==> flow/design.v <==
module FpCustomAddSub 
# (
	parameter	ManWidth	=	16,
	parameter	ExpWidth	=	6
)
(Rst_i,Clk_i,A_i,B_i,AddSub_i,Nd_i,Result_o,ResultValid_o);	
	function integer Log2;
	input integer value;
		begin
			Log2 = 0;
			while (value > 1) begin
				value   = value >> 1;
				Log2    = Log2 + 1;
			end
		end
	endfunction
	localparam	InOutWidth	=	1+ExpWidth+ManWidth;
	localparam	ExtManWidth	=	ManWidth+1;
	localparam	Stages	=	Log2(InOutWidth);
	input	Rst_i;
	input	Clk_i;
	input	[InOutWidth-1:0]	A_i;
	input	[InOutWidth-1:0]	B_i;
	input	AddSub_i;
	input	Nd_i;
	output	[InOutWidth-1:0]	Result_o;
	output	ResultValid_o;
	wire	signB	=	B_i[InOutWidth-1]^AddSub_i;
	wire	[InOutWidth-2:0]	absA	=	A_i[InOutWidth-2:0];
	wire	[InOutWidth-2:0]	absB	=	B_i[InOutWidth-2:0];
	reg		[InOutWidth-1:0]	muxA;
	reg		[InOutWidth-1:0]	muxB;
	reg	impliedA;
	reg	impliedB;
	reg	[InOutWidth-1:0]	muxAReg;
	reg	[InOutWidth-1:0]	muxBReg;
	reg	[ExpWidth-1:0]		expDiff;
	reg	addSubOrepation;
	wire	[ManWidth:0]	manA	=	{impliedA,	muxAReg[ManWidth-1:0]};
	wire	[ManWidth:0]	manB	=	{impliedB,	muxBReg[ManWidth-1:0]};
	reg	[ManWidth:0]	manANorm;
	reg	[ManWidth:0]	manBNorm;
	reg	addSubOrepationReg;
	reg	[ExtManWidth:0]	manSum;
	wire	[Stages-1:0]	distance;
	wire	[ExtManWidth+1:0]	dataArray	[0:Stages];
	wire	[Stages+1:0]	distanceR	=	{2'b00,distanceR1};
	reg		[ExtManWidth-1:0]	manSumReg;
	wire	[ExtManWidth-1:0]	normCMan	=	manSumReg	<<	distanceR1[Stages-1:0];	 
	reg	[ManWidth-1:0]	manC;
	reg	[ExpWidth-1:0]	expAPipe	[0:4];
	reg	[ExpWidth-1:0]	expC;
	reg	[4:0]	signC;
	reg	[8:0]	valid;
	assign  dataArray [0]	=	manSum;		
	assign	Result_o	=	{signC[4],expC,manC};
	assign	ResultValid_o	=	valid[4];
	always	@(*)	begin
		if	(absA<absB)	begin
			muxA	<=	{signB,absB};
			muxB	<=	{A_i[InOutWidth-1],absA};
		end	else	begin
			muxA	<=	{A_i[InOutWidth-1],absA};
			muxB	<=	{signB,absB};
		end 
	end
	always	@(posedge	Clk_i)	begin
		if	(muxA	[InOutWidth-2 -:ExpWidth]	==	8'h00)	begin	 
			impliedA	<=	1'b0;	 
		end	else	begin
			impliedA	<=	1'b1;	 
		end
		if	(muxB	[InOutWidth-2 -:ExpWidth]	==	8'h00)	begin	 
			impliedB	<=	1'b0;
		end	else	begin
			impliedB	<=	1'b1;
		end
		muxAReg	<=	muxA;
		muxBReg	<=	muxB;
		expDiff	<=	muxA[InOutWidth-2 -:ExpWidth]	-	muxB[InOutWidth-2 -:ExpWidth];	 
		addSubOrepation	<=	muxA[InOutWidth-1]	^	muxB[InOutWidth-1];	 
	end
	always	@(posedge	Clk_i)	begin
		manANorm	<=	manA;
		manBNorm	<=	manB	>>	expDiff;	 
		addSubOrepationReg <= addSubOrepation;
	end
	always	@(posedge	Clk_i)	begin
		if	(Rst_i)	begin
			manSum	<=	{ExtManWidth{1'b0}};
		end	else	if	(!addSubOrepationReg)	begin
			manSum	<=	{1'b0,	manANorm}	+	{1'b0,	manBNorm};
		end	else	begin
			manSum	<=	{1'b0,	manANorm}	-	{1'b0,	manBNorm};
		end
	end
	genvar	i;
	generate	
		for (i=0; i<Stages; i=i+1)	begin: searchMSB
			wire [ExtManWidth+1:0] dataIn;	
			wire [ExtManWidth+1:0] shitedDataOut;
			wire [ExtManWidth+1:0] dataOut;
			assign  dataIn = dataArray[i];
			wire    shiftDesired = ~|(dataIn[ExtManWidth+1:ExtManWidth+1-(1 << (Stages-1-i))]);
			assign  distance[(Stages-1-i)] = shiftDesired;		
			assign  shitedDataOut = dataIn << (1 << (Stages-1-i));	
			assign  dataOut = shiftDesired ? shitedDataOut : dataIn;	
			assign  dataArray[i+1] = dataOut;
		end
		reg	[Stages-1:0]	distanceR1;
		always	@(posedge	Clk_i)	begin
			distanceR1	<=	distance;
		end
	endgenerate	
	always	@(posedge	Clk_i)	begin
		manSumReg	<=	manSum	[ExtManWidth-1 -:ExtManWidth];
	end
	always	@(posedge	Clk_i)	begin
		if	(Rst_i)	begin
			manC	<=	{ManWidth{1'b0}};
		end	else	begin
			manC	<=	normCMan	[ExtManWidth-1 -:ManWidth];	 
		end
	end
	always	@(posedge	Clk_i)	begin	
		expAPipe[0]	<=	muxA[InOutWidth-2 -:ExpWidth];	 
		expAPipe[1]	<=	expAPipe[0];
		expAPipe[2]	<=	expAPipe[1];
		expAPipe[3]	<=	expAPipe[2];
		expAPipe[4]	<=	expAPipe[3];
	end
	always	@(posedge	Clk_i)	begin
		if	(&distanceR1)	begin
			expC	<=	{ExpWidth{1'b0}};
		end	else	begin
			if	(expAPipe[3]	>=	distanceR)	begin
				expC	<=	expAPipe[3]-distanceR+1;			 
			end	else	begin
				expC	<=	{{ExpWidth+1{1'b0}},1'b1};
			end
		end	
	end
	always	@(posedge	Clk_i)	begin
		signC	<=	{signC[3:0],	muxA[InOutWidth-1]};
	end
	always	@(posedge	Clk_i)	begin
		valid	<=	{valid[7:0],Nd_i};
	end	
endmodule
# Tool chain data of FpCustomAddSub
# Each step is given for the RTL above and for the edited RTL.
# "before" refers to lines of the RTL above, "after" to lines of the edited file.
# "delta" is "after" less "before", of the values as shown; "rel_change_pct" is that difference over "before", in percent.
# Operators carry their Yosys type and port widths (W data, S select, Z words).
# A cell with -- has no value.
# inputs
design,FpCustomAddSub
clk_port,Clk_i
library,sky130hd
corner,tt_025C_1v80

# The edit
# The edit as a unified diff against the file above.
# The edit is scripted: it alters the design's behaviour and was not made to optimise anything.
# begin of diff
@@ -48,5 +48,5 @@
 	reg		[ExtManWidth-1:0]	manSumReg;
 	wire	[ExtManWidth-1:0]	normCMan	=	manSumReg	<<	distanceR1[Stages-1:0];	 
-	reg	[ManWidth-1:0]	manC;
+	reg	[ManWidth/2-1:0]	manC;
 	reg	[ExpWidth-1:0]	expAPipe	[0:4];
 	reg	[ExpWidth-1:0]	expC;
# end of diff

# Word level
# Counts by Yosys on the flattened word-level netlist (proc, flatten, opt, wreduce). Print and check cells are left out. Cells with the same type and inputs are merged into one.
# bits
item,before,after,delta,rel_change_pct
regBits,171,163,-8,-4.68
latch_bits,0,0,0,--
ramBits,0,0,0,--
romBits,0,0,0,--
clocked_rd_ports_x_width,0,0,0,--
n_memories,0,0,0,--
in_bits,50,50,0,0.00
out_inout_bits,24,24,0,0.00
elab_cells,54,54,0,0.00
# classes
item,before,after,delta,rel_change_pct
addsub,5,5,0,0.00
multipliers,0,0,0,--
div_mod_pow,0,0,0,--
n_cmp,2,2,0,0.00
n_eq,0,0,0,--
shift,2,2,0,0.00
muxes,9,9,0,0.00
bitwise,3,3,0,0.00
reduce_logical,12,12,0,0.00
# ops
op,before,after,delta,rel_change_pct
$shl A17 B4 Y17,1,0,-1,-100.00
$shl A17 B4 Y9,0,1,1,--
$logic_not A1 Y1,4,4,0,0.00
$mux W1,3,3,0,0.00
$mux W19,3,3,0,0.00
$logic_not A6 Y1,2,2,0,0.00
$mux W23,2,2,0,0.00
$reduce_or A2 Y1,2,2,0,0.00
$xor A1 B1 Y1,2,2,0,0.00
$add A17 B17 Y18,1,1,0,0.00
$add A6 B2 Y6 const B,1,1,0,0.00
$ge A6 B4 Y1,1,1,0,0.00
$lt A22 B22 Y1,1,1,0,0.00
$mux W18,1,1,0,0.00
$not A1 Y1,1,1,0,0.00
$reduce_and A4 Y1,1,1,0,0.00
$reduce_or A3 Y1,1,1,0,0.00
$reduce_or A5 Y1,1,1,0,0.00
$reduce_or A8 Y1,1,1,0,0.00
$shr A17 B6 Y17,1,1,0,0.00
$sub A17 B17 Y18,1,1,0,0.00
$sub A6 B4 Y6,1,1,0,0.00
$sub A6 B6 Y6,1,1,0,0.00

# Logic depth
# Depth = most cells in a row (Yosys ltp): at word level without a register or memory, in the mapped netlist without a sequential cell, where the memories' decode and read muxes count.
# depth
item,before,after,delta,rel_change_pct
depth_word,8,8,0,0.00
ABC_AREA,0,0,--,--
ltp_mapped,17,16,-1,-5.88
depth_no_buf,17,16,-1,-5.88

# Synthesis result
# The flow's flattened synthesis, as Yosys stat reports it; memories are mapped. The netlist is that of the ABC_AREA named above (0 if unset); the other value can give another one.
# mapped
item,before,after,delta,rel_change_pct
stdcells,791,722,-69,-8.72
area_um2,7669.9,6907.9,-762.0,-9.93
sequential_area_um2,3423.3,3103.0,-320.3,-9.36
ff_cells,171,155,-16,-9.36
n_buf,33,32,-1,-3.03
# by_type
cell_type,before,after,delta,rel_change_pct
sky130_fd_sc_hd__dfxtp_1,171,155,-16,-9.36
sky130_fd_sc_hd__a211oi_1,26,10,-16,-61.54
sky130_fd_sc_hd__mux2_2,17,29,12,70.59
sky130_fd_sc_hd__nor2_1,84,73,-11,-13.10
sky130_fd_sc_hd__mux2_1,11,0,-11,-100.00
sky130_fd_sc_hd__buf_4,1,9,8,800.00
sky130_fd_sc_hd__a21oi_1,49,42,-7,-14.29
sky130_fd_sc_hd__clkbuf_1,24,17,-7,-29.17
sky130_fd_sc_hd__a31oi_1,7,12,5,71.43
sky130_fd_sc_hd__nor4b_1,5,0,-5,-100.00
sky130_fd_sc_hd__nor4_1,8,4,-4,-50.00
sky130_fd_sc_hd__inv_1,52,55,3,5.77
sky130_fd_sc_hd__buf_1,5,2,-3,-60.00
sky130_fd_sc_hd__mux4_2,5,2,-3,-60.00
sky130_fd_sc_hd__a2111oi_0,4,1,-3,-75.00
sky130_fd_sc_hd__o21ai_1,3,0,-3,-100.00
sky130_fd_sc_hd__or4_1,3,0,-3,-100.00
sky130_fd_sc_hd__nand2_1,44,46,2,4.55
# Not every row of either side is listed.

# Timing after synthesis
# Path of least setup slack by OpenSTA after synthesis, without wires, with an ideal clock, recovery checks aside; 20% of the period is set as input and as output delay. Where synthesis merged equal registers, the netlist keeps one of their names.
# synth_timing
item,before,after,delta,rel_change_pct
kind,input to register,input to register,--,--
from,in B_i[17],in B_i[9],--,--
to,reg expDiff[4],reg expDiff[4],--,--
clock_period_ns,4.5,4.5,0.0,0.00
input_delay_ns,0.900,0.900,0.000,0.00
setup_ns,0.103,0.072,-0.031,--
t_first_pin_ns,0.900,0.900,0.000,0.00
t_arrival_ns,3.701,3.462,-0.239,-6.46
t_required_ns,4.397,4.428,0.031,0.71
setup_slack_ns,0.695,0.966,0.271,--
path_delay_ns,2.904,2.634,-0.270,-9.30
driving_pins,15,15,0,0.00
n_path_buf,2,3,1,50.00
period_less_setup_slack_ns,3.805,3.534,-0.271,-7.12
# "path_delay_ns" = arrival - input delay + setup time.
# "driving_pins" counts driving pins, that of a launching flip-flop among them; a cell with two outputs on the path counts twice.
# "period_less_setup_slack_ns" = period - worst setup slack (recovery checks aside). The figure is calculated, with input and output delays left at 20% of the set period.
# Between the ends stands the longest chain of elaborated cells between them, by number of cells; it is not shown to be the way that was timed. Of several equally long chains one is given.
# Each line given opens the expression or statement behind the cell; cells for indexed reads and writes are added by Yosys, which also makes memories of some case tables.
# synth_via_before
cell_sequence,sky130_fd_sc_hd__inv_1 > sky130_fd_sc_hd__ha_1 > sky130_fd_sc_hd__and2_1 > sky130_fd_sc_hd__a221o_1 > sky130_fd_sc_hd__a221oi_2 > sky130_fd_sc_hd__o21ai_2 > sky130_fd_sc_hd__nor2_4 > sky130_fd_sc_hd__buf_2 > sky130_fd_sc_hd__buf_2 > sky130_fd_sc_hd__and3_1 > sky130_fd_sc_hd__nor2_1 > sky130_fd_sc_hd__ha_1 > sky130_fd_sc_hd__o21ai_1 > sky130_fd_sc_hd__mux2i_1 > sky130_fd_sc_hd__a2111oi_2
elab_chain_len,3
cells_between,4
cone_lines,2
classes_between,add/sub: 1; compare: 1; mux: 2
# synth_rtl_before
item,line,source
start: declaration,23,input [InOutWidth-1:0] B_i;
$lt A22 B22 Y1,59,if (absA<absB) begin
$mux W23,59,
$sub A6 B6 Y6,80,expDiff <= muxA[InOutWidth-2 -:ExpWidth] - muxB[InOutWidth-2 -:ExpWidth];
end: assignment,80,
end: declaration,37,reg [ExpWidth-1:0] expDiff;
# synth_via_after
cell_sequence,sky130_fd_sc_hd__inv_1 > sky130_fd_sc_hd__ha_1 > sky130_fd_sc_hd__a21oi_1 > sky130_fd_sc_hd__o21ai_0 > sky130_fd_sc_hd__a2111oi_1 > sky130_fd_sc_hd__o31a_1 > sky130_fd_sc_hd__o41a_1 > sky130_fd_sc_hd__buf_6 > sky130_fd_sc_hd__buf_2 > sky130_fd_sc_hd__clkbuf_1 > sky130_fd_sc_hd__a31oi_1 > sky130_fd_sc_hd__ha_1 > sky130_fd_sc_hd__o21a_1 > sky130_fd_sc_hd__a21oi_1 > sky130_fd_sc_hd__xnor2_1
elab_chain_len,3
cells_between,4
cone_lines,2
classes_between,add/sub: 1; compare: 1; mux: 2
# synth_rtl_after
item,line,source
start: declaration,23,input [InOutWidth-1:0] B_i;
$lt A22 B22 Y1,59,if (absA<absB) begin
$mux W23,59,
$sub A6 B6 Y6,80,expDiff <= muxA[InOutWidth-2 -:ExpWidth] - muxB[InOutWidth-2 -:ExpWidth];
end: assignment,80,
end: declaration,37,reg [ExpWidth-1:0] expDiff;

# Timing after layout
# Path of least setup slack in the final report of the runs of pair A (OpenROAD, finished layout, wires in). Where an end is a register, its clock arrival counts in the times.
# layout_timing
item,before,after,delta,rel_change_pct
kind,input to register,input to register,--,--
from,in B_i[17],in B_i[7],--,--
to,reg expDiff[4],reg expDiff[4],--,--
clock_period_ns,3.87,3.87,0.00,0.00
input_delay_ns,0.77,0.77,0.00,0.00
setup_ns,0.10,0.07,-0.03,--
t_first_pin_ns,0.77,0.77,0.00,0.00
t_arrival_ns,3.76,3.98,0.22,5.85
t_required_ns,4.18,4.21,0.03,0.72
setup_slack_ns,0.42,0.23,-0.19,--
driving_pins,13,15,2,15.38
n_path_buf,2,2,0,0.00
# Between the ends stands the longest chain of elaborated cells between them, by number of cells; it is not shown to be the way that was timed. Of several equally long chains one is given.
# layout_via_before
cell_sequence,sky130_fd_sc_hd__clkdlybuf4s50_1 > sky130_fd_sc_hd__inv_1 > sky130_fd_sc_hd__ha_1 > sky130_fd_sc_hd__and2_1 > sky130_fd_sc_hd__a221o_1 > sky130_fd_sc_hd__a221oi_2 > sky130_fd_sc_hd__o21ai_2 > sky130_fd_sc_hd__buf_4 > sky130_fd_sc_hd__or3_4 > sky130_fd_sc_hd__o22ai_4 > sky130_fd_sc_hd__or3b_1 > sky130_fd_sc_hd__mux2i_1 > sky130_fd_sc_hd__a2111oi_2
elab_chain_len,3
cells_between,4
cone_lines,2
classes_between,add/sub: 1; compare: 1; mux: 2
# layout_rtl_before
item,line,source
start: declaration,23,input [InOutWidth-1:0] B_i;
$lt A22 B22 Y1,59,if (absA<absB) begin
$mux W23,59,
$sub A6 B6 Y6,80,expDiff <= muxA[InOutWidth-2 -:ExpWidth] - muxB[InOutWidth-2 -:ExpWidth];
end: assignment,80,
end: declaration,37,reg [ExpWidth-1:0] expDiff;
# layout_via_after
cell_sequence,sky130_fd_sc_hd__clkdlybuf4s50_1 > sky130_fd_sc_hd__inv_1 > sky130_fd_sc_hd__ha_1 > sky130_fd_sc_hd__a21oi_1 > sky130_fd_sc_hd__o21ai_0 > sky130_fd_sc_hd__a2111oi_1 > sky130_fd_sc_hd__buf_4 > sky130_fd_sc_hd__o31a_1 > sky130_fd_sc_hd__o41a_2 > sky130_fd_sc_hd__nor3_1 > sky130_fd_sc_hd__a31oi_1 > sky130_fd_sc_hd__ha_1 > sky130_fd_sc_hd__o21a_1 > sky130_fd_sc_hd__a21oi_1 > sky130_fd_sc_hd__xnor2_1
elab_chain_len,3
cells_between,4
cone_lines,2
classes_between,add/sub: 1; compare: 1; mux: 2
# layout_rtl_after
item,line,source
start: declaration,23,input [InOutWidth-1:0] B_i;
$lt A22 B22 Y1,59,if (absA<absB) begin
$mux W23,59,
$sub A6 B6 Y6,80,expDiff <= muxA[InOutWidth-2 -:ExpWidth] - muxB[InOutWidth-2 -:ExpWidth];
end: assignment,80,
end: declaration,37,reg [ExpWidth-1:0] expDiff;

# Layout results
# Runs of the flow (Yosys, OpenROAD) on both versions; the two runs of a pair have the same settings. The constraints put input and output delay at 20% of the set period each and load the outputs with 0.01 pF.
# flow_settings_pair_A
CORE_UTILIZATION,40
period_ns,3.87
CAP_MARGIN,20
CORE_MARGIN,2
SLEW_MARGIN,20
# results_pair_A
item,before,after,delta,rel_change_pct
post_synth_area_um2,7669.9,6907.9,-762.0,-9.93
design_die_area_um2,20297.7,18337.2,-1960.5,-9.66
stdcell_area_um2,9415.3,8391.8,-1023.5,-10.87
setup_worst_slack_ns,0.418,0.227,-0.191,--
timing.hold.ws_ns,0.320,0.319,-0.001,--
fin_power_w,0.007044,0.006066,-0.000978,-13.88
timing.achieved_period_ns,3.452,3.643,0.191,5.53
# flow_settings_pair_B
ABC_AREA,1
CELL_PAD_IN_SITES_GLOBAL_PLACEMENT,0
CORE_UTILIZATION,61
CTS_CLUSTER_SIZE,74
GPL_ROUTABILITY_DRIVEN,0
MIN_ROUTING_LAYER,met1
PLACE_DENSITY_LB_ADDON,0.01
SETUP_SLACK_MARGIN,0.75
period_ns,3.8
CAP_MARGIN,20
CORE_MARGIN,2
SLEW_MARGIN,20
# results_pair_B
item,before,after,delta,rel_change_pct
post_synth_area_um2,7673.6,7095.6,-578.0,-7.53
design_die_area_um2,13493.1,12510.4,-982.7,-7.28
stdcell_area_um2,9261.4,8587.0,-674.4,-7.28
setup_worst_slack_ns,0.950,0.868,-0.082,--
timing.hold.ws_ns,0.326,0.320,-0.006,--
fin_power_w,0.00714,0.006564,-0.000576,-8.07
timing.achieved_period_ns,2.850,2.932,0.082,2.88
# By "timing.achieved_period_ns" is meant the clock period of the run minus its worst setup slack. This is arithmetic on one report: input and output delays are still those of the set period (20% each).
# "fin_power_w": no workload was simulated; the value follows from the tool's default switching activity.
